==> flow/design.v <==
`timescale 1ns / 1ns
module mux2_1(in_0,in_1,switch,out);
	input[14:0] in_0,in_1;					
	input 					switch;
	output[14:0] out;					
 	reg [14:0] out;					
	always@(in_0 or in_1 or switch) 
		begin
			case(switch)
				1'b0: out = in_1;
				1'b1: out = in_0;
				default: out= 0;
			endcase
		end
endmodule
`timescale 1ns / 1ns
module mux4_1(in_0,in_1,in_2,in_3,mux_sel,out);
 	input[14:0]		in_0, in_1, in_2, in_3;	
	input[1:0]			mux_sel;
	output[14:0] out;			
	reg[14:0] out;			
	always@(in_0 or in_1 or in_2 or in_3 or mux_sel)
		begin
			case(mux_sel)
			 2'b00 : out = in_0;
			 2'b01 : out = in_1;
			 2'b10 : out = in_2;
			 2'b11 : out = in_3;
			 default: out = 0;
			endcase
		end
endmodule 
`timescale 1ns / 1ns
module f_mux8_4(in0_0, in1_0, in2_0, in3_0, in0_1, in1_1, in2_1, in3_1, switch, out_0, out_1, out_2, out_3);
	input[14:0]		in0_0, in1_0, in2_0, in3_0, in0_1, in1_1, in2_1, in3_1;
	input      		switch;
	output[14:0] out_0, out_1, out_2, out_3;		
	mux2_1 M0(.in_0(in0_0), .in_1(in0_1), .switch(switch), .out(out_0));
	mux2_1 M1(.in_0(in1_0), .in_1(in1_1), .switch(switch), .out(out_1));
	mux2_1 M2(.in_0(in2_0), .in_1(in2_1), .switch(switch), .out(out_2));
	mux2_1 M3(.in_0(in3_0), .in_1(in3_1), .switch(switch), .out(out_3));
endmodule
`timescale 1ns / 1ns
module top_mux(in0_0_0, in0_1_0, in0_2_0, in0_3_0, 					
					  in0_0_1, in0_1_1, in0_2_1, in0_3_1,
 					 in1_0_0, in1_1_0, in1_2_0, in1_3_0, 
					 in1_0_1, in1_1_1, in1_2_1, in1_3_1,
 					 in2_0_0, in2_1_0, in2_2_0, in2_3_0, 
					 in2_0_1, in2_1_1, in2_2_1, in2_3_1,
 					 in3_0_0, in3_1_0, in3_2_0, in3_3_0, 
					 in3_0_1, in3_1_1, in3_2_1, in3_3_1,
					 switch,mux_sel,
					 out0_0, out0_1, out0_2, out0_3,
					 out1_0, out1_1, out1_2, out1_3,
					 out2_0, out2_1, out2_2, out2_3,
					 out3_0, out3_1, out3_2, out3_3);
	input[1:0] mux_sel;
	input switch;
	input[14:0] in0_0_0, in0_1_0, in0_2_0, in0_3_0, 						
					  in0_0_1, in0_1_1, in0_2_1, in0_3_1,		
 					 in1_0_0, in1_1_0, in1_2_0, in1_3_0, 		
					 in1_0_1, in1_1_1, in1_2_1, in1_3_1,		
 					 in2_0_0, in2_1_0, in2_2_0, in2_3_0, 		
					 in2_0_1, in2_1_1, in2_2_1, in2_3_1,		
 					 in3_0_0, in3_1_0, in3_2_0, in3_3_0, 		
					 in3_0_1, in3_1_1, in3_2_1, in3_3_1;		
	output[14:0] 	out0_0, out0_1, out0_2, out0_3,					
					 		out1_0, out1_1, out1_2, out1_3,
					 		out2_0, out2_1, out2_2, out2_3,
							out3_0, out3_1, out3_2, out3_3;
	  wire[14:0] m0_0, m0_1, m0_2, m0_3, 						
 						 m1_0, m1_1, m1_2, m1_3, 	
 						 m2_0, m2_1, m2_2, m2_3,	
 						 m3_0, m3_1, m3_2, m3_3; 	
	f_mux8_4 F0(.in0_0(in0_0_0), .in1_0(in0_1_0), .in2_0(in0_2_0), .in3_0(in0_3_0), .in0_1(in0_0_1), .in1_1(in0_1_1), .in2_1(in0_2_1), .in3_1(in0_3_1), .switch(switch), .out_0(m0_0), .out_1(m0_1), .out_2(m0_2), .out_3(m0_3));
	f_mux8_4 F1(.in0_0(in1_0_0), .in1_0(in1_1_0), .in2_0(in1_2_0), .in3_0(in1_3_0), .in0_1(in1_0_1), .in1_1(in1_1_1), .in2_1(in1_2_1), .in3_1(in1_3_1), .switch(switch), .out_0(m1_0), .out_1(m1_1), .out_2(m1_2), .out_3(m1_3));
	f_mux8_4 F2(.in0_0(in2_0_0), .in1_0(in2_1_0), .in2_0(in2_2_0), .in3_0(in2_3_0), .in0_1(in2_0_1), .in1_1(in2_1_1), .in2_1(in2_2_1), .in3_1(in2_3_1), .switch(switch), .out_0(m2_0), .out_1(m2_1), .out_2(m2_2), .out_3(m2_3));
	f_mux8_4 F3(.in0_0(in3_0_0), .in1_0(in3_1_0), .in2_0(in3_2_0), .in3_0(in3_3_0), .in0_1(in3_0_1), .in1_1(in3_1_1), .in2_1(in3_2_1), .in3_1(in3_3_1), .switch(switch), .out_0(m3_0), .out_1(m3_1), .out_2(m3_2), .out_3(m3_3));
	mux4_1 M0_0(.in_0(m0_0), .in_1(m1_0), .in_2(m2_0), .in_3(m3_0), .mux_sel(mux_sel), .out(out0_0));
	mux4_1 M0_1(.in_0(m0_1), .in_1(m1_1), .in_2(m2_1), .in_3(m3_1), .mux_sel(mux_sel), .out(out0_1));
	mux4_1 M0_2(.in_0(m0_2), .in_1(m1_2), .in_2(m2_2), .in_3(m3_2), .mux_sel(mux_sel), .out(out0_2));
	mux4_1 M0_3(.in_0(m0_3), .in_1(m1_3), .in_2(m2_3), .in_3(m3_3), .mux_sel(mux_sel), .out(out0_3));
	mux4_1 M1_0(.in_0(m1_0), .in_1(m2_0), .in_2(m3_0), .in_3(m0_0), .mux_sel(mux_sel), .out(out1_0));
	mux4_1 M1_1(.in_0(m1_1), .in_1(m2_1), .in_2(m3_1), .in_3(m0_1), .mux_sel(mux_sel), .out(out1_1));
	mux4_1 M1_2(.in_0(m1_2), .in_1(m2_2), .in_2(m3_2), .in_3(m0_2), .mux_sel(mux_sel), .out(out1_2));
	mux4_1 M1_3(.in_0(m1_3), .in_1(m2_3), .in_2(m3_3), .in_3(m0_3), .mux_sel(mux_sel), .out(out1_3));
	mux4_1 M2_0(.in_0(m2_0), .in_1(m3_0), .in_2(m0_0), .in_3(m1_0), .mux_sel(mux_sel), .out(out2_0));
	mux4_1 M2_1(.in_0(m2_1), .in_1(m3_1), .in_2(m0_1), .in_3(m1_1), .mux_sel(mux_sel), .out(out2_1));
	mux4_1 M2_2(.in_0(m2_2), .in_1(m3_2), .in_2(m0_2), .in_3(m1_2), .mux_sel(mux_sel), .out(out2_2));
	mux4_1 M2_3(.in_0(m2_3), .in_1(m3_3), .in_2(m0_3), .in_3(m1_3), .mux_sel(mux_sel), .out(out2_3));
	mux4_1 M3_0(.in_0(m3_0), .in_1(m0_0), .in_2(m1_0), .in_3(m2_0), .mux_sel(mux_sel), .out(out3_0));
	mux4_1 M3_1(.in_0(m3_1), .in_1(m0_1), .in_2(m1_1), .in_3(m2_1), .mux_sel(mux_sel), .out(out3_1));
	mux4_1 M3_2(.in_0(m3_2), .in_1(m0_2), .in_2(m1_2), .in_3(m2_2), .mux_sel(mux_sel), .out(out3_2));
	mux4_1 M3_3(.in_0(m3_3), .in_1(m0_3), .in_2(m1_3), .in_3(m2_3), .mux_sel(mux_sel), .out(out3_3));
endmodule
`timescale 1ns / 1ns
module demux1_4( in, mux_sel, out_0, out_1, out_2, out_3);
	input[14:0] in;
	input [1:0] mux_sel;
	output[14:0]  out_0, out_1, out_2, out_3;
	assign out_0 = in;
	assign out_1 = in;
	assign out_2 = in;
	assign out_3 = in;
endmodule
`timescale 1ns / 1ns
module demux1_8( in, switch , mux_sel, out0_0 , out0_1, out1_0 , out1_1, out2_0 , out2_1, out3_0, out3_1);
	input[14:0] in;
	input switch;
	input [1:0] mux_sel;
	output[14:0] out0_0 , out0_1, out1_0 , out1_1, out2_0 , out2_1, out3_0, out3_1;
	wire [14:0] wire_0, wire_1;
	demux1_4 d0( .in(wire_0), .mux_sel(mux_sel), .out_0(out0_0), .out_1(out1_0), .out_2(out2_0), .out_3(out3_0));
	demux1_4 d1( .in(wire_1), .mux_sel(mux_sel), .out_0(out0_1), .out_1(out1_1), .out_2(out2_1), .out_3(out3_1));
	assign wire_0 = in;
	assign wire_1 = in;
endmodule
`timescale 1ns / 1ns
module weight_table0(clk, rst, in_0, in_1 , in_2, in_3, weight_sum);
	input clk,rst;
	input [7:0] in_0,in_1,in_2,in_3;   
	output [14:0] weight_sum;
	reg[14:0] mult_0,mult_1,mult_2,mult_3;
	reg[14:0] temp_0,temp_1,temp_2,temp_3;
	reg[14:0] weight_sum;
	always@(in_1 or in_2 or in_3 or in_0) 
   begin
	  mult_0 = 15'b0;
	  mult_1 = {in_1,7'b0};
	  mult_2 = 15'b0;
	  mult_3 = 15'b0;
   end
	always@(posedge clk) 
	 begin
	  temp_0 <= mult_0;
	  temp_1 <= mult_1;
	  temp_2 <= mult_2;
	  temp_3 <= mult_3;
	 end
  always@(temp_0 or temp_1	or temp_2	or temp_3	)
	 begin
		weight_sum = temp_0 + temp_1	+ temp_2	+temp_3;
	 end	
endmodule
`timescale 1ns / 1ns
module weight_table1(clk, rst, in_0, in_1 , in_2, in_3, weight_sum);
	input clk,rst;
	input [7:0] in_0,in_1,in_2,in_3;   
	output [14:0] weight_sum;
	reg[14:0] mult_0,mult_1,mult_2,mult_3;
	reg[14:0] temp_0,temp_1,temp_2,temp_3;
	reg[14:0] weight_sum;
	always@(in_1 or in_2 or in_3 or in_0) 
   begin
	  mult_0 = {4'b0,in_0,3'b0} + {7'b0,in_0};
	  mult_1 = {1'b0,in_1,6'b0} + {2'b0,in_1,5'b0} + {4'b0,in_1,3'b0} + {5'b0,in_1,2'b0} + {6'b0,in_1,1'b0} + {7'b0,in_1};
	  mult_2 = {3'b0,in_2,4'b0} + {4'b0,in_2,3'b0} + {5'b0,in_2,2'b0} + {7'b0,in_2};
	  mult_3 = {6'b0,in_3,1'b0} + {7'b0,in_3};
   end
	always@(posedge clk) 
	 begin
	  temp_0 <= mult_0;
	  temp_1 <= mult_1;
	  temp_2 <= mult_2;
	  temp_3 <= mult_3;
	 end
  always@(temp_0 or temp_1	or temp_2	or temp_3	)
	 begin
		weight_sum =  temp_1 - temp_0	+ temp_2	- temp_3;
	 end	
endmodule
`timescale 1ns / 1ns
module weight_table2(clk, rst, in_0, in_1 , in_2, in_3, weight_sum);
	input clk,rst;
	input [7:0] in_0,in_1,in_2,in_3;   
	output [14:0] weight_sum;
	reg[14:0] mult_0,mult_1,mult_2,mult_3;
	reg[14:0] temp_0,temp_1,temp_2,temp_3;
	reg[14:0] weight_sum;
	always@(in_1 or in_2 or in_3 or in_0) 
   begin
	  mult_0 = {4'b0,in_0,3'b0};
	  mult_1 = {1'b0,in_1,6'b0} + {4'b0,in_1,3'b0};
	  mult_2 = {1'b0,in_2,6'b0} + {4'b0,in_2,3'b0};
	  mult_3 = {4'b0,in_3,3'b0};
   end
	always@(posedge clk) 
	 begin
	  temp_0 <= mult_0;
	  temp_1 <= mult_1;
	  temp_2 <= mult_2;
	  temp_3 <= mult_3;
	 end
  always@(temp_0 or temp_1	or temp_2	or temp_3	)
	 begin
		weight_sum = temp_1 - temp_0	+ temp_2	- temp_3;
	 end	
endmodule
`timescale 1ns / 1ns
module weight_table3(clk, rst, in_0, in_1 , in_2, in_3, weight_sum);
	input clk,rst;
	input [7:0] in_0,in_1,in_2,in_3;   
	output [14:0] weight_sum;
	reg[14:0] mult_0,mult_1,mult_2,mult_3;
	reg[14:0] temp_0,temp_1,temp_2,temp_3;
	reg[14:0] weight_sum;
	always@(in_1 or in_2 or in_3 or in_0) 
   begin
	  mult_0 = {6'b0,in_0,1'b0} + {7'b0,in_0};
	  mult_1 = {3'b0,in_1,4'b0} + {4'b0,in_1,3'b0} + {5'b0,in_1,2'b0} + {7'b0,in_1};
	  mult_2 = {1'b0,in_2,6'b0} + {2'b0,in_2,5'b0} + {4'b0,in_2,3'b0} + {5'b0,in_2,2'b0} + {6'b0,in_2,1'b0} + {7'b0,in_2};
	  mult_3 = {4'b0,in_3,3'b0} + {7'b0,in_3};
   end
	always@(posedge clk) 
	 begin
	  temp_0 <= mult_0;
	  temp_1 <= mult_1;
	  temp_2 <= mult_2;
	  temp_3 <= mult_3;
	 end
  always@(temp_0 or temp_1	or temp_2	or temp_3	)
	 begin
		weight_sum = temp_1 - temp_0	+ temp_2	- temp_3;
	 end	
endmodule
`timescale 1ns / 1ns
module y_weight_table0(clk, rst, in_0, in_1 , in_2, in_3, weight_sum);
	input clk,rst;
	input [14:0] in_0,in_1,in_2,in_3;   
	output [7:0] weight_sum;
   reg[14:0] weight_sum_temp;
	reg[21:0] mult_0,mult_1,mult_2,mult_3;
	reg[21:0] temp_0,temp_1,temp_2,temp_3;
	always@(in_1 or in_2 or in_3 or in_0) 
   begin
	  mult_0 = 22'b0;
	  mult_1 = {in_1,7'b0};
	  mult_2 = 22'b0;
	  mult_3 = 22'b0;
   end
	always@(posedge clk) 
	 begin
	  temp_0 <= mult_0;
	  temp_1 <= mult_1;
	  temp_2 <= mult_2;
	  temp_3 <= mult_3;
	 end
  always@(temp_0 or temp_1	or temp_2	or temp_3	)
	 begin
		weight_sum_temp = temp_0[21:7] + temp_1[21:7]	+ temp_2[21:7]	+temp_3[21:7];
	 end	
	assign weight_sum = weight_sum_temp[14:7];
endmodule
`timescale 1ns / 1ns
module y_weight_table1(clk, rst, in_0, in_1 , in_2, in_3, weight_sum);
	input clk,rst;
	input [14:0] in_0,in_1,in_2,in_3;   
	output [7:0] weight_sum;
	reg[21:0] mult_0,mult_1,mult_2,mult_3;
	reg[21:0] temp_0,temp_1,temp_2,temp_3;
	reg[14:0] weight_sum_temp;
	always@(in_1 or in_2 or in_3 or in_0) 
   begin
	  mult_0 = {4'b0,in_0,3'b0} + {7'b0,in_0};
	  mult_1 = {1'b0,in_1,6'b0} + {2'b0,in_1,5'b0} + {4'b0,in_1,3'b0} + {5'b0,in_1,2'b0} + {6'b0,in_1,1'b0} + {7'b0,in_1};
	  mult_2 = {3'b0,in_2,4'b0} + {4'b0,in_2,3'b0} + {5'b0,in_2,2'b0} + {7'b0,in_2};
	  mult_3 = {6'b0,in_3,1'b0} + {7'b0,in_3};
   end
	always@(posedge clk) 
	 begin
	  temp_0 <= mult_0;
	  temp_1 <= mult_1;
	  temp_2 <= mult_2;
	  temp_3 <= mult_3;
	 end
  always@(temp_0 or temp_1	or temp_2	or temp_3	)
	 begin
		weight_sum_temp = temp_1[21:7] - temp_0[21:7]	+ temp_2[21:7]	- temp_3[21:7];
	 end	
  assign weight_sum = weight_sum_temp[14:7];
endmodule
`timescale 1ns / 1ns
module y_weight_table2(clk, rst, in_0, in_1 , in_2, in_3, weight_sum);
	input clk,rst;
	input [14:0] in_0,in_1,in_2,in_3;   
	output [7:0] weight_sum;
	reg[21:0] mult_0,mult_1,mult_2,mult_3;
	reg[21:0] temp_0,temp_1,temp_2,temp_3;
	reg[14:0] weight_sum_temp;
	always@(in_1 or in_2 or in_3 or in_0) 
   begin
	  mult_0 = {4'b0,in_0,3'b0};
	  mult_1 = {1'b0,in_1,6'b0} + {4'b0,in_1,3'b0};
	  mult_2 = {1'b0,in_2,6'b0} + {4'b0,in_2,3'b0};
	  mult_3 = {4'b0,in_3,3'b0};
   end
	always@(posedge clk) 
	 begin
	  temp_0 <= mult_0;
	  temp_1 <= mult_1;
	  temp_2 <= mult_2;
	  temp_3 <= mult_3;
	 end
  always@(temp_0 or temp_1	or temp_2	or temp_3	)
	 begin
		weight_sum_temp = temp_1[21:7] - temp_0[21:7]	+ temp_2[21:7]	- temp_3[21:7];
	 end	
  assign weight_sum = weight_sum_temp[14:7];
endmodule
`timescale 1ns / 1ns
module y_weight_table3(clk, rst, in_0, in_1 , in_2, in_3, weight_sum);
	input clk,rst;
	input [14:0] in_0,in_1,in_2,in_3;   
	output [7:0] weight_sum;
	reg[21:0] mult_0,mult_1,mult_2,mult_3;
	reg[21:0] temp_0,temp_1,temp_2,temp_3;
	reg[14:0] weight_sum_temp;
	always@(in_1 or in_2 or in_3 or in_0) 
   begin
	  mult_0 = {6'b0,in_0,1'b0} + {7'b0,in_0};
	  mult_1 = {3'b0,in_1,4'b0} + {5'b0,in_1,2'b0} + {4'b0,in_1,3'b0} + {7'b0,in_1};
	  mult_2 = {1'b0,in_2,6'b0} + {2'b0,in_2,5'b0} + {4'b0,in_2,3'b0} + {5'b0,in_2,2'b0} + {6'b0,in_2,1'b0} + {7'b0,in_2};
	  mult_3 = {4'b0,in_3,3'b0} + {7'b0,in_3};
   end
	always@(posedge clk) 
	 begin
	  temp_0 <= mult_0;
	  temp_1 <= mult_1;
	  temp_2 <= mult_2;
	  temp_3 <= mult_3;
	 end
  always@(temp_0 or temp_1	or temp_2	or temp_3	)
	 begin
		weight_sum_temp = temp_1[21:7] - temp_0[21:7]	+ temp_2[21:7]	- temp_3[21:7];
	 end	
  assign weight_sum = weight_sum_temp[14:7];
endmodule
`timescale 1ns / 1ns
module input_array(clk, rst, act, in, out_0, out_1, out_2, out_3);
 input clk,rst,act;
 input[7:0] in;
 output [7:0] out_0, out_1, out_2, out_3;
 reg [7:0]input_array_0 [0:3];
 reg [7:0]input_array_1 [0:3];
 reg [7:0]input_array_2 [0:3];
 reg [7:0]input_array_3 [0:3];
 reg [1:0] count;
 reg [7:0] out_0, out_1, out_2, out_3;
 reg enable;
 always@(posedge clk or negedge rst) 
 begin
  if(!rst)
   count <= 2'b00;
 else
   begin
    case(act)
     1'b0:
 			count <= count;
     1'b1: begin
   				  if(count==2'b11)
     					 count<= 2'b00;
    				  else
             count <= count+1; 
          end 
	  endcase
   end
 end
 always@(posedge clk)
  begin
   if(act==0) begin
  					 input_array_3[0] <= input_array_3[0];
 					 input_array_3[3] <= input_array_3[3];
  					 input_array_3[2] <= input_array_3[2];
 					 input_array_3[1] <= input_array_3[1];
  					 input_array_2[0] <= input_array_2[0];
 					 input_array_2[3] <= input_array_2[3];
  					 input_array_2[2] <= input_array_2[2];
 					 input_array_2[1] <= input_array_2[1];
  					 input_array_1[0] <= input_array_1[0];
 					 input_array_1[3] <= input_array_1[3];
  					 input_array_1[2] <= input_array_1[2];
 					 input_array_1[1] <= input_array_1[1];
  					 input_array_0[0] <= input_array_0[0];
 					 input_array_0[3] <= input_array_0[3];
  					 input_array_0[2] <= input_array_0[2];
 					 input_array_0[1] <= input_array_0[1];
          end
  else begin
     case(count)		 
  		  3'b00 : begin 
  					 input_array_0[0] <= in;
 					 input_array_3[3] <= input_array_3[2];
  					 input_array_3[2] <= input_array_3[1];
 					 input_array_3[1] <= input_array_3[0];
           end
   		  3'b01 : begin
	           input_array_1[0] <= in;
 					 input_array_0[3] <= input_array_0[2];
  					 input_array_0[2] <= input_array_0[1];
 					 input_array_0[1] <= input_array_0[0];
           end
    		 3'b10 : begin
             input_array_2[0] <= in;
 					 input_array_1[3] <= input_array_1[2];
  					 input_array_1[2] <= input_array_1[1];
 					 input_array_1[1] <= input_array_1[0];
           end
    	  3'b11 : begin
             input_array_3[0] <= in;
 					 input_array_2[3] <= input_array_2[2];
  					 input_array_2[2] <= input_array_2[1];
 					 input_array_2[1] <= input_array_2[0];
           end
     endcase
    end
   end 
 always @ (count or input_array_0[0] or input_array_0[1] or input_array_0[2] or input_array_0[3]or input_array_1[0] or input_array_1[1] or input_array_1[2] or input_array_1[3]or input_array_2[0] or input_array_2[1] or input_array_2[2] or input_array_2[3]or input_array_3[0] or input_array_3[1] or input_array_3[2] or input_array_3[3])
  begin
   case(count)
    2'b01 : begin
					  out_0 = input_array_0[0];
					  out_1 = input_array_0[1];
					  out_2 = input_array_0[2];
					  out_3 = input_array_0[3];
           end
    2'b10 : begin
					  out_0 = input_array_1[0];
					  out_1 = input_array_1[1];
					  out_2 = input_array_1[2];
					  out_3 = input_array_1[3];
           end
    2'b11 : begin
					  out_0 = input_array_2[0];
					  out_1 = input_array_2[1];
					  out_2 = input_array_2[2];
					  out_3 = input_array_2[3];
           end
    2'b00 : begin
					  out_0 = input_array_3[0];
					  out_1 = input_array_3[1];
					  out_2 = input_array_3[2];
					  out_3 = input_array_3[3];
           end
   endcase
end 
endmodule
`timescale 1ns / 1ns
module bicubic(clk, rst, act, in, out_0, out_1, out_2, out_3);
	input clk,rst,act;
	input [7:0] in;
  wire oooooooooooooooo;
	wire [7:0] in_0,in_1,in_2,in_3;   
	output [7:0] out_0, out_1, out_2, out_3;
	wire [1:0] ooooooooooo;
	wire[14:0] x_weight_sum_0;
	wire[14:0] x_weight_sum_1;
	wire[14:0] x_weight_sum_2;
	wire[14:0] x_weight_sum_3;
	wire[7:0] y_weight_sum_0;	
	wire[7:0] y_weight_sum_1;
	wire[7:0] y_weight_sum_2;
	wire[7:0] y_weight_sum_3;
	 input_array A(.clk(clk), .rst(rst), .act(act), .in(in),
					.out_0(in_3), .out_1(in_2), .out_2(in_1), .out_3(in_0));
	reg[14:0] array0_0 [3:0];
	reg[14:0] array0_1 [3:0];
	reg[14:0] array1_0 [3:0];
	reg[14:0] array1_1 [3:0];
	reg[14:0] array2_0 [3:0];
	reg[14:0] array2_1 [3:0];
	reg[14:0] array3_0 [3:0];
	reg[14:0] array3_1 [3:0];
	reg[1:0] mux_sel;
	reg switch;
	wire[14:0] dm0_0_0, dm0_1_0, dm0_2_0, dm0_3_0, 				
					  dm0_0_1, dm0_1_1, dm0_2_1, dm0_3_1,
 					 dm1_0_0, dm1_1_0, dm1_2_0, dm1_3_0, 
					 dm1_0_1, dm1_1_1, dm1_2_1, dm1_3_1,
 					 dm2_0_0, dm2_1_0, dm2_2_0, dm2_3_0, 
					 dm2_0_1, dm2_1_1, dm2_2_1, dm2_3_1,
 					 dm3_0_0, dm3_1_0, dm3_2_0, dm3_3_0, 
					 dm3_0_1, dm3_1_1, dm3_2_1, dm3_3_1;
  wire[14:0]  array0_0_0, array0_1_0, array0_2_0, array0_3_0, 					
					  array0_0_1, array0_1_1, array0_2_1, array0_3_1,
 					 array1_0_0, array1_1_0, array1_2_0, array1_3_0, 
					 array1_0_1, array1_1_1, array1_2_1, array1_3_1,
 					 array2_0_0, array2_1_0, array2_2_0, array2_3_0, 
					 array2_0_1, array2_1_1, array2_2_1, array2_3_1,
 					 array3_0_0, array3_1_0, array3_2_0, array3_3_0, 
					 array3_0_1, array3_1_1, array3_2_1, array3_3_1;
	wire[14:0]  y_in0_0,y_in0_1,y_in0_2,y_in0_3,				
					  y_in1_0,y_in1_1,y_in1_2,y_in1_3,
					  y_in2_0,y_in2_1,y_in2_2,y_in2_3,
					  y_in3_0,y_in3_1,y_in3_2,y_in3_3;
	assign array0_0_0= array0_0[0];		
	assign array0_1_0= array0_0[1];		
	assign array0_2_0= array0_0[2];		
	assign array0_3_0= array0_0[3];		
	assign array1_0_0= array1_0[0];		
	assign array1_1_0= array1_0[1];		
	assign array1_2_0= array1_0[2];		
	assign array1_3_0= array1_0[3];		
	assign array2_0_0= array2_0[0];		
	assign array2_1_0= array2_0[1];		
	assign array2_2_0= array2_0[2];		
	assign array2_3_0= array2_0[3];		
	assign array3_0_0= array3_0[0];		
	assign array3_1_0= array3_0[1];		
	assign array3_2_0= array3_0[2];		
	assign array3_3_0= array3_0[3];		
	assign array0_0_1= array0_1[0];		
	assign array0_1_1= array0_1[1];		
	assign array0_2_1= array0_1[2];		
	assign array0_3_1= array0_1[3];		
	assign array1_0_1= array1_1[0];		
	assign array1_1_1= array1_1[1];		
	assign array1_2_1= array1_1[2];		
	assign array1_3_1= array1_1[3];		
	assign array2_0_1= array2_1[0];		
	assign array2_1_1= array2_1[1];		
	assign array2_2_1= array2_1[2];		
	assign array2_3_1= array2_1[3];		
	assign array3_0_1= array3_1[0];		
	assign array3_1_1= array3_1[1];		
	assign array3_2_1= array3_1[2];		
	assign array3_3_1= array3_1[3];		
	assign out_0 = y_weight_sum_0;
	assign out_1 = y_weight_sum_1;
	assign out_2 = y_weight_sum_2;
	assign out_3 = y_weight_sum_3;
	weight_table0 x0(.clk(clk), .rst(rst), .in_0(in_0), .in_1(in_1), .in_2(in_2), .in_3(in_3), .weight_sum(x_weight_sum_0));
	weight_table1 x1(.clk(clk), .rst(rst), .in_0(in_0), .in_1(in_1), .in_2(in_2), .in_3(in_3), .weight_sum(x_weight_sum_1));
	weight_table2 x2(.clk(clk), .rst(rst), .in_0(in_0), .in_1(in_1), .in_2(in_2), .in_3(in_3), .weight_sum(x_weight_sum_2));
	weight_table3 x3(.clk(clk), .rst(rst), .in_0(in_0), .in_1(in_1), .in_2(in_2), .in_3(in_3), .weight_sum(x_weight_sum_3));
	demux1_8 dm0( .in(x_weight_sum_0), .switch(switch) , .mux_sel(mux_sel), .out0_0(dm0_0_0) , .out0_1(dm0_0_1), .out1_0(dm0_1_0) , .out1_1(dm0_1_1), .out2_0(dm0_2_0) , .out2_1(dm0_2_1), .out3_0(dm0_3_0), .out3_1(dm0_3_1));
	demux1_8 dm1( .in(x_weight_sum_1), .switch(switch) , .mux_sel(mux_sel), .out0_0(dm1_0_0) , .out0_1(dm1_0_1), .out1_0(dm1_1_0) , .out1_1(dm1_1_1), .out2_0(dm1_2_0) , .out2_1(dm1_2_1), .out3_0(dm1_3_0), .out3_1(dm1_3_1));
	demux1_8 dm2( .in(x_weight_sum_2), .switch(switch) , .mux_sel(mux_sel), .out0_0(dm2_0_0) , .out0_1(dm2_0_1), .out1_0(dm2_1_0) , .out1_1(dm2_1_1), .out2_0(dm2_2_0) , .out2_1(dm2_2_1), .out3_0(dm2_3_0), .out3_1(dm2_3_1));
	demux1_8 dm3( .in(x_weight_sum_3), .switch(switch) , .mux_sel(mux_sel), .out0_0(dm3_0_0) , .out0_1(dm3_0_1), .out1_0(dm3_1_0) , .out1_1(dm3_1_1), .out2_0(dm3_2_0) , .out2_1(dm3_2_1), .out3_0(dm3_3_0), .out3_1(dm3_3_1));
	top_mux top(.in0_0_0(array0_0_0), .in0_1_0(array0_1_0), .in0_2_0(array0_2_0), .in0_3_0(array0_3_0), 					
					  .in0_0_1(array0_0_1), .in0_1_1(array0_1_1), .in0_2_1(array0_2_1), .in0_3_1(array0_3_1),
						.in1_0_0(array1_0_0), .in1_1_0(array1_1_0), .in1_2_0(array1_2_0), .in1_3_0(array1_3_0), 							
						.in1_0_1(array1_0_1), .in1_1_1(array1_1_1), .in1_2_1(array1_2_1), .in1_3_1(array1_3_1),							
						.in2_0_0(array2_0_0), .in2_1_0(array2_1_0), .in2_2_0(array2_2_0), .in2_3_0(array2_3_0), 							
						.in2_0_1(array2_0_1), .in2_1_1(array2_1_1), .in2_2_1(array2_2_1), .in2_3_1(array2_3_1),									
 						.in3_0_0(array3_0_0), .in3_1_0(array3_1_0), .in3_2_0(array3_2_0), .in3_3_0(array3_3_0), 							
						.in3_0_1(array3_0_1), .in3_1_1(array3_1_1), .in3_2_1(array3_2_1), .in3_3_1(array3_3_1),	
						.switch(switch), .mux_sel(mux_sel),					
					 .out0_0(y_in0_0), .out0_1(y_in0_1), .out0_2(y_in0_2), .out0_3(y_in0_3),
					 .out1_0(y_in1_0), .out1_1(y_in1_1), .out1_2(y_in1_2), .out1_3(y_in1_3),
					 .out2_0(y_in2_0), .out2_1(y_in2_1), .out2_2(y_in2_2), .out2_3(y_in2_3),
					 .out3_0(y_in3_0), .out3_1(y_in3_1), .out3_2(y_in3_2), .out3_3(y_in3_3));
	y_weight_table0 y0(.clk(clk), .rst(rst), .in_0(y_in0_0), .in_1(y_in0_1), .in_2(y_in0_2), .in_3(y_in0_3), .weight_sum(y_weight_sum_0));
	y_weight_table1 y1(.clk(clk), .rst(rst), .in_0(y_in1_0), .in_1(y_in1_1), .in_2(y_in1_2), .in_3(y_in1_3), .weight_sum(y_weight_sum_1));
	y_weight_table2 y2(.clk(clk), .rst(rst), .in_0(y_in2_0), .in_1(y_in2_1), .in_2(y_in2_2), .in_3(y_in2_3), .weight_sum(y_weight_sum_2));
	y_weight_table3 y3(.clk(clk), .rst(rst), .in_0(y_in3_0), .in_1(y_in3_1), .in_2(y_in3_2), .in_3(y_in3_3), .weight_sum(y_weight_sum_3));
	always@(posedge clk or negedge rst)
	 begin
		if(!rst)
			mux_sel <=2'b10;
		else begin
		 case(act)
       1'b0: mux_sel <= mux_sel;
       1'b1: begin 
		 				if(mux_sel == 2'b11)
				 			mux_sel <= 2'b00;
						else
				 			mux_sel <= mux_sel +1;
					  end
 		  endcase
      end
	  end
	always@(posedge clk or negedge rst) 
	 begin
		if(!rst)
			switch <= 1;
		else
		 if(mux_sel == 2'b11)
			switch <= !switch;
		 else 
			switch <=switch;
	 end
	always@(posedge clk )
	  begin
			case({switch,mux_sel})
					3'b000: begin  
									array0_0[0] <= dm0_0_0;
									array1_0[0] <= dm1_0_0;
									array2_0[0] <= dm2_0_0;
									array3_0[0] <= dm3_0_0;
								 end
					3'b001: begin  
									array0_0[1] <= dm0_1_0;
									array1_0[1] <= dm1_1_0;
									array2_0[1] <= dm2_1_0;
									array3_0[1] <= dm3_1_0;
								 end
					3'b010: begin  
									array0_0[2] <= dm0_2_0;
									array1_0[2] <= dm1_2_0;
									array2_0[2] <= dm2_2_0;
									array3_0[2] <= dm3_2_0;
								 end
					3'b011: begin  
									array0_0[3] <= dm0_3_0;
									array1_0[3] <= dm1_3_0;
									array2_0[3] <= dm2_3_0;
									array3_0[3] <= dm3_3_0;
								 end
					3'b100: begin  
									array0_1[0] <= dm0_0_1;
									array1_1[0] <= dm1_0_1;
									array2_1[0] <= dm2_0_1;
									array3_1[0] <= dm3_0_1;
								 end
					3'b101: begin  
									array0_1[1] <= dm0_1_1;
									array1_1[1] <= dm1_1_1;
									array2_1[1] <= dm2_1_1;
									array3_1[1] <= dm3_1_1;
								 end
					3'b110: begin  
									array0_1[2] <= dm0_2_1;
									array1_1[2] <= dm1_2_1;
									array2_1[2] <= dm2_2_1;
									array3_1[2] <= dm3_2_1;
								 end
					3'b111: begin  
									array0_1[3] <= dm0_3_1;
									array1_1[3] <= dm1_3_1;
									array2_1[3] <= dm2_3_1;
									array3_1[3] <= dm3_3_1;
								 end
	 			endcase
	  end
endmodule
Step by step through the tools: bicubic
What the tools print for bicubic, step after step.
Line numbers count from 1 in the design file above.
Cell names lack the library's common part.
A cell with - has no value.
Design
  design top: bicubic
  clock input: clk
  standard-cell library: sky130hd
  timing corner: tt_025C_1v80

Word-level counts
Yosys after proc, flatten, opt, wreduce and memory -nomap, before mapping. Print and check cells are not counted. Equal cells are merged and count once.
Cells by class
  $add $sub $neg: 64
  eq/ne operators: 13
  muxes and demuxes: 37
  bitwise operators: 1
  reductions and logical operators: 8
Operator list (count)
  15-bit parallel mux with 4-bit select: 13
  15-bit parallel mux with 2-bit select: 16
  8-bit parallel mux with 4-bit select: 4
  15-bit subtractor: 8
  15-bit adder: 6
  22-bit by 15-bit adder with 22-bit output: 4
  22-bit by 17-bit adder with 22-bit output: 3
  22-bit by 18-bit adder with 22-bit output: 3
  15-bit by 10-bit adder with 15-bit output: 4
  15-bit by 11-bit subtractor with 15-bit output: 4
  15-bit by 8-bit adder with 15-bit output: 4
  21-bit by 18-bit adder with 22-bit output: 2
  21-bit by 20-bit adder with 22-bit output: 2
  22-bit by 16-bit adder with 22-bit output: 2
  18-bit by 15-bit adder with 19-bit output: 2
  16-bit by 15-bit adder with 17-bit output: 2
  14-bit by 11-bit adder with 15-bit output: 2
  14-bit by 13-bit adder with 15-bit output: 2
  15-bit by 11-bit adder with 15-bit output: 2
  15-bit by 9-bit adder with 15-bit output: 2
  12-bit by 11-bit adder with 13-bit output: 2
  11-bit by 8-bit adder with 12-bit output: 2
  19-bit by 17-bit adder with 20-bit output: 1
  19-bit by 18-bit adder with 20-bit output: 1
  9-bit by 8-bit adder with 10-bit output: 2
  3-bit == test with constant B: 4
  2-bit == test with constant B: 4
  2-bit AND reduction: 4
Not listed: further kinds 9, cells in them 16.
Bit counts
  register bits after elaboration: 996
  bits of input ports: 11
  output and inout port bits: 32

Logic depth
Longest topological path by Yosys (ltp), each cell counted once; first at word level (registers and memories cut), then after technology mapping (sequential cells cut; the memories' decode and read muxes count).
Logic depth
  depth after elaboration: 8
  ABC_AREA: 0
  depth in mapped cells: 30

Mapped cells and area
Source: synth_stat.txt of the flow (Yosys; design flattened, memories mapped). It holds for the ABC_AREA given above (unset counts as 0); a run with the other value may have another netlist.
Cell types
  edfxtp_1: count 528, area in all 1.59E+04 sq um
  fa_1: count 302, area in all 6.05E+03 sq um
  dfxtp_1: count 295, area in all 5.91E+03 sq um
  ha_1: count 439, area in all 5.49E+03 sq um
  inv_1: count 618, area in all 2.32E+03 sq um
  xnor2_1: count 191, area in all 1.67E+03 sq um
  mux2i_1: count 140, area in all 1.4E+03 sq um
  nor2_1: count 348, area in all 1.31E+03 sq um
  mux2_2: count 99, area in all 1.11E+03 sq um
  a21oi_1: count 195, area in all 975.936 sq um
  xor2_1: count 85, area in all 744.464 sq um
  nand2_1: count 157, area in all 589.315 sq um
  o21ai_0: count 112, area in all 560.538 sq um
  a21o_1: count 67, area in all 502.982 sq um
  nor3_1: count 96, area in all 480.461 sq um
  o21a_1: count 54, area in all 405.389 sq um
  o22ai_1: count 56, area in all 350.336 sq um
  a222oi_1: count 31, area in all 310.298 sq um
Not listed: further types 64, cells in them 613.
Synthesis totals
  cells in the netlist: 4426
  mapped area: 50367.1 sq um
  flip-flops: 828
  buffers: 124
By module: a second synthesis without flattening, with its own total; a netlist apart from the flattened one above.
Second synthesis, totals
  cell total of the unflattened synthesis: 4710
  area (unflattened synthesis): 61826.8 sq um
Rows give one instance, submodules left out.
By module
  bicubic: times used 1, cells 502, area 14630.3 sq um, seq. area 14491.4 sq um
  y_weight_table1: times used 1, cells 664, area 6498.7 sq um, seq. area 1021.0 sq um
  mux4_1: times used 16, cells 18, area 392.9 sq um, seq. area 0.0 sq um
  y_weight_table3: times used 1, cells 621, area 6231.0 sq um, seq. area 1021.0 sq um
  input_array: times used 1, cells 257, area 4902.2 sq um, seq. area 3893.7 sq um
  weight_table3: times used 1, cells 498, area 4834.6 sq um, seq. area 1021.0 sq um
  weight_table1: times used 1, cells 488, area 4814.6 sq um, seq. area 1021.0 sq um
  mux2_1: times used 16, cells 17, area 237.7 sq um, seq. area 0.0 sq um
  demux1_4: times used 8, cells 60, area 450.4 sq um, seq. area 0.0 sq um
  y_weight_table2: times used 1, cells 360, area 3394.5 sq um, seq. area 1041.0 sq um
  weight_table2: times used 1, cells 256, area 2451.1 sq um, seq. area 800.8 sq um
  weight_table0: times used 1, cells 16, area 216.5 sq um, seq. area 160.2 sq um
  y_weight_table0: times used 1, cells 8, area 160.2 sq um, seq. area 160.2 sq um
  demux1_8: times used 4, cells 0, area 0.0 sq um, seq. area 0.0 sq um
Further modules, not shown: 2.

Timing after synthesis
Source: OpenSTA report_checks on the synthesized netlist (no wires, ideal clock, input and output delay 20% of the period each), path of least setup slack; recovery checks are left aside. Register names are those of the netlist, which keeps one name where synthesis merged equal registers.
Path post-synthesis
  kind: reg2reg
  start point: register switch
  end point: register y3.temp_2[21]
  period: 10.0 ns
  setup time: 0.072 ns
  launch time at the first pin: 0.000 ns
  arrival time: 7.258 ns
  required time: 9.928 ns
  slack: 2.669 ns
  delay of the path: 7.330 ns
  driving pins on the path: 29
  synthesis period reached: 7.331 ns
"delay of the path" is the arrival time less input delay plus setup time.
"driving pins on the path": output pins that drive a net of the path, with the launching flip-flop's if there is one; two outputs of one cell count as two.
"synthesis period reached" is the clock period less the worst setup slack; recovery checks do not enter. This is arithmetic on one report: input and output delays are still those of the set period (20% each).
Between the ends stands the longest chain of elaborated cells between them, by number of cells; it is not shown to be the way that was timed. Of several equally long chains one is given.
Each line given opens the expression or statement behind the cell; cells for indexed reads and writes are added by Yosys, which also makes memories of some case tables.
At most two assigning lines are given for a register; there are more.
Between the ends, post-synthesis
  path through: dfstp_2 -> buf_6 -> buf_6 -> buf_4 -> buf_2 -> buf_4 -> buf_4 -> buf_2 -> buf_4 -> buf_2 -> buf_2 -> mux2_2 -> a22oi_1 -> inv_1 -> fa_1 -> fa_1 -> inv_1 -> fa_1 -> inv_1 -> ha_1 -> o21a_1 -> a2111oi_0 -> o311ai_0 -> o21a_1 -> o31a_1 -> nor4_1 -> a21oi_1 -> a21oi_1 -> xnor2_1
  cells in the longest elaborated chain: 8
  elaborated cells between the ends (all ways): 11
  source lines of those cells: 3
  classes of those cells: add/sub (5); mux (5); logic (1)
RTL lines, path post-synthesis
  start, declared: RTL line 474  | reg switch;
  start, assigned: RTL line 578  | switch <= !switch;
  start, assigned: RTL line 580  | switch <=switch;
  1-bit NOT: RTL line 9  | case(switch)
  15-bit parallel mux with 2-bit select: RTL line 9
  15-bit parallel mux with 4-bit select: RTL line 24  | case(mux_sel)
  21-bit by 20-bit adder with 22-bit output: RTL line 322  | mult_2 = {1'b0,in_2,6'b0} + {2'b0,in_2,5'b0} + {4'b0,in_2,3'b0} + {5'b0,in_2,2'b0} + {6'b0,in_2,1'b0} + {7'b0, ...
  22-bit by 18-bit adder with 22-bit output: RTL line 322
  22-bit by 17-bit adder with 22-bit output: RTL line 322
  22-bit by 16-bit adder with 22-bit output: RTL line 322
  22-bit by 15-bit adder with 22-bit output: RTL line 322
  end, assigned: RTL line 329  | temp_2 <= mult_2;
  end, declared: RTL line 316  | reg[21:0] temp_0,temp_1,temp_2,temp_3;

Worst path after layout
From the final timing report of run A: the path of least setup slack in the routed layout; clock arrival at registers is part of the times.
Path post-layout
  kind: reg2reg
  start point: register switch
  end point: register y3.temp_2[21]
  period: 7.29 ns
  setup time: 0.11 ns
  launch time at the first pin: 0.71 ns
  arrival time: 7.38 ns
  required time: 7.87 ns
  slack: 0.49 ns
  driving pins on the path: 22
Between the ends stands the longest chain of elaborated cells between them, by number of cells; it is not shown to be the way that was timed. Of several equally long chains one is given.
At most two assigning lines are given for a register; there are more.
Between the ends, post-layout
  path through: dfstp_4 -> buf_4 -> buf_4 -> mux2i_1 -> nor2_1 -> o41a_1 -> inv_1 -> fa_1 -> inv_1 -> fa_1 -> inv_1 -> fa_1 -> inv_1 -> ha_1 -> nand3_1 -> o311ai_0 -> o21a_1 -> o31a_1 -> nor4_1 -> a21oi_1 -> a21oi_1 -> xnor2_1
  cells in the longest elaborated chain: 8
  elaborated cells between the ends (all ways): 11
  source lines of those cells: 3
  classes of those cells: add/sub (5); mux (5); logic (1)
RTL lines, path post-layout
  start, declared: RTL line 474  | reg switch;
  start, assigned: RTL line 578  | switch <= !switch;
  start, assigned: RTL line 580  | switch <=switch;
  1-bit NOT: RTL line 9  | case(switch)
  15-bit parallel mux with 2-bit select: RTL line 9
  15-bit parallel mux with 4-bit select: RTL line 24  | case(mux_sel)
  21-bit by 20-bit adder with 22-bit output: RTL line 322  | mult_2 = {1'b0,in_2,6'b0} + {2'b0,in_2,5'b0} + {4'b0,in_2,3'b0} + {5'b0,in_2,2'b0} + {6'b0,in_2,1'b0} + {7'b0, ...
  22-bit by 18-bit adder with 22-bit output: RTL line 322
  22-bit by 17-bit adder with 22-bit output: RTL line 322
  22-bit by 16-bit adder with 22-bit output: RTL line 322
  22-bit by 15-bit adder with 22-bit output: RTL line 322
  end, assigned: RTL line 329  | temp_2 <= mult_2;
  end, declared: RTL line 316  | reg[21:0] temp_0,temp_1,temp_2,temp_3;

Memo
Re: implementation data of bicubic

Module bicubic, platform sky130hd: 4 stored runs of the flow (Yosys, OpenROAD) with differing settings, in no particular order. Input and output delays are each 20% of the period that was set; the output load is 0.01 pF.
By "achieved clock period (ns)" is meant the clock period of the run minus its worst setup slack. This is arithmetic on one report: input and output delays are still those of the set period (20% each).
"worst setup path time (ns)" = time allowed to the worst setup path (clock period - input delay - output delay, where it has them) - its slack; a late launch clock adds to it, a late capture clock takes from it.

Flow files of run A
==> flow/run.sh <==
#!/bin/bash
# the make line also repeats the synthesis and layout settings of config.mk as NAME=value (left out here)
make -C /OpenROAD-flow-scripts/flow DESIGN_CONFIG=/design/flow/config.mk WORK_HOME=/design/flow/orfs CLKGATE_MAP_FILE= finish
==> flow/config.mk <==
export PLATFORM = sky130hd
export DESIGN_NAME = bicubic
export DESIGN_NICKNAME = bicubic
export VERILOG_FILES = /design/flow/design.v
export SDC_FILE = /design/flow/constraint.sdc
export NUM_CORES = 4
export LEC_CHECK = 0
export CAP_MARGIN = 20
export CORE_MARGIN = 2
export CORE_UTILIZATION = 40
export SETUP_SLACK_MARGIN = -0.23
export SLEW_MARGIN = 20
==> flow/constraint.sdc <==
create_clock -name core_clock -period 7.29 [get_ports {clk}]
set_input_delay 1.4580 -clock core_clock [delete_from_list [all_inputs] [get_ports {clk}]]
set_output_delay 1.4580 -clock core_clock [all_outputs]
set_load 0.01 [all_outputs]

report of run A
yosys chip area after synthesis (um^2): 50367.1
finish__design__die__area: 128773.0
finish__design__instance__area__stdcell: 56225.2
finish__design__instance__utilization: 0.4489
finish__timing__setup__ws: 0.491
finish__timing__setup__tns: 0.000
finish__timing__hold__ws: 0.443
achieved clock period (ns): 6.799
worst setup path time (ns): 6.80
worst setup path kind: reg2reg

Flow files of run B
==> flow/run.sh <==
#!/bin/bash
# the make line also repeats the synthesis and layout settings of config.mk as NAME=value (left out here)
make -C /OpenROAD-flow-scripts/flow DESIGN_CONFIG=/design/flow/config.mk WORK_HOME=/design/flow/orfs CLKGATE_MAP_FILE= finish
==> flow/config.mk <==
export PLATFORM = sky130hd
export DESIGN_NAME = bicubic
export DESIGN_NICKNAME = bicubic
export VERILOG_FILES = /design/flow/design.v
export SDC_FILE = /design/flow/constraint.sdc
export NUM_CORES = 4
export LEC_CHECK = 0
export ABC_AREA = 1
export CAP_MARGIN = 20
export CELL_PAD_IN_SITES_DETAIL_PLACEMENT = 0
export CELL_PAD_IN_SITES_GLOBAL_PLACEMENT = 0
export CORE_ASPECT_RATIO = 1.05
export CORE_MARGIN = 7
export CORE_UTILIZATION = 55
export CTS_CLUSTER_DIAMETER = 372
export CTS_CLUSTER_SIZE = 80
export GPL_TIMING_DRIVEN = 0
export HOLD_SLACK_MARGIN = 0.03
export MAX_ROUTING_LAYER = met5
export MIN_ROUTING_LAYER = met2
export PLACE_DENSITY_LB_ADDON = 0.23
export SETUP_SLACK_MARGIN = 3.26
export SLEW_MARGIN = 20
export TNS_END_PERCENT = 75
==> flow/constraint.sdc <==
create_clock -name core_clock -period 11.9 [get_ports {clk}]
set_input_delay 2.3800 -clock core_clock [delete_from_list [all_inputs] [get_ports {clk}]]
set_output_delay 2.3800 -clock core_clock [all_outputs]
set_load 0.01 [all_outputs]

report of run B
yosys chip area after synthesis (um^2): 52497.8
finish__design__die__area: 104300.0
finish__design__instance__area__stdcell: 55719.7
finish__design__instance__utilization: 0.5921
finish__timing__setup__ws: 3.286
finish__timing__setup__tns: 0.000
finish__timing__hold__ws: 0.369
achieved clock period (ns): 8.614
worst setup path time (ns): 8.61
worst setup path kind: reg2reg

Flow files of run C
==> flow/run.sh <==
#!/bin/bash
# the make line also repeats the synthesis and layout settings of config.mk as NAME=value (left out here)
make -C /OpenROAD-flow-scripts/flow DESIGN_CONFIG=/design/flow/config.mk WORK_HOME=/design/flow/orfs CLKGATE_MAP_FILE= finish
==> flow/config.mk <==
export PLATFORM = sky130hd
export DESIGN_NAME = bicubic
export DESIGN_NICKNAME = bicubic
export VERILOG_FILES = /design/flow/design.v
export SDC_FILE = /design/flow/constraint.sdc
export NUM_CORES = 4
export LEC_CHECK = 0
export ABC_AREA = 0
export CAP_MARGIN = 20
export CELL_PAD_IN_SITES_DETAIL_PLACEMENT = 2
export CELL_PAD_IN_SITES_GLOBAL_PLACEMENT = 2
export CORE_MARGIN = 5
export CORE_UTILIZATION = 22
export GPL_TIMING_DRIVEN = 1
export MAX_ROUTING_LAYER = met4
export PLACE_DENSITY = 0.74
export SETUP_SLACK_MARGIN = 1.42
export SLEW_MARGIN = 20
export TNS_END_PERCENT = 65
==> flow/constraint.sdc <==
create_clock -name core_clock -period 5.74 [get_ports {clk}]
set_input_delay 1.1480 -clock core_clock [delete_from_list [all_inputs] [get_ports {clk}]]
set_output_delay 1.1480 -clock core_clock [all_outputs]
set_load 0.01 [all_outputs]

report of run C
yosys chip area after synthesis (um^2): 50367.1
finish__design__die__area: 238608.0
finish__design__instance__area__stdcell: 65668.0
finish__design__instance__utilization: 0.2884
finish__timing__setup__ws: -0.192
finish__timing__setup__tns: -1.597
finish__timing__hold__ws: 0.451
achieved clock period (ns): 5.932
worst setup path time (ns): 5.93
worst setup path kind: reg2reg

Flow files of run D
==> flow/run.sh <==
#!/bin/bash
# the make line also repeats the synthesis and layout settings of config.mk as NAME=value (left out here)
make -C /OpenROAD-flow-scripts/flow DESIGN_CONFIG=/design/flow/config.mk WORK_HOME=/design/flow/orfs CLKGATE_MAP_FILE= finish
==> flow/config.mk <==
export PLATFORM = sky130hd
export DESIGN_NAME = bicubic
export DESIGN_NICKNAME = bicubic
export VERILOG_FILES = /design/flow/design.v
export SDC_FILE = /design/flow/constraint.sdc
export NUM_CORES = 4
export LEC_CHECK = 0
export ABC_AREA = 1
export CAP_MARGIN = 20
export CELL_PAD_IN_SITES_DETAIL_PLACEMENT = 2
export CELL_PAD_IN_SITES_GLOBAL_PLACEMENT = 1
export CORE_ASPECT_RATIO = 0.96
export CORE_MARGIN = 4
export CORE_UTILIZATION = 43
export CTS_CLUSTER_DIAMETER = 175
export CTS_CLUSTER_SIZE = 19
export GPL_ROUTABILITY_DRIVEN = 0
export GPL_TIMING_DRIVEN = 1
export HOLD_SLACK_MARGIN = 0.07
export MAX_ROUTING_LAYER = met4
export MIN_ROUTING_LAYER = met2
export PLACE_DENSITY = 0.45
export SLEW_MARGIN = 35
==> flow/constraint.sdc <==
create_clock -name core_clock -period 8.31 [get_ports {clk}]
set_input_delay 1.6620 -clock core_clock [delete_from_list [all_inputs] [get_ports {clk}]]
set_output_delay 1.6620 -clock core_clock [all_outputs]
set_load 0.01 [all_outputs]

report of run D
yosys chip area after synthesis (um^2): 52497.8
finish__design__die__area: 127743.0
finish__design__instance__area__stdcell: 56818.2
finish__design__instance__utilization: 0.4694
finish__timing__setup__ws: 1.490
finish__timing__setup__tns: 0.000
finish__timing__hold__ws: 0.451
achieved clock period (ns): 6.820
worst setup path time (ns): 6.82
worst setup path kind: reg2reg
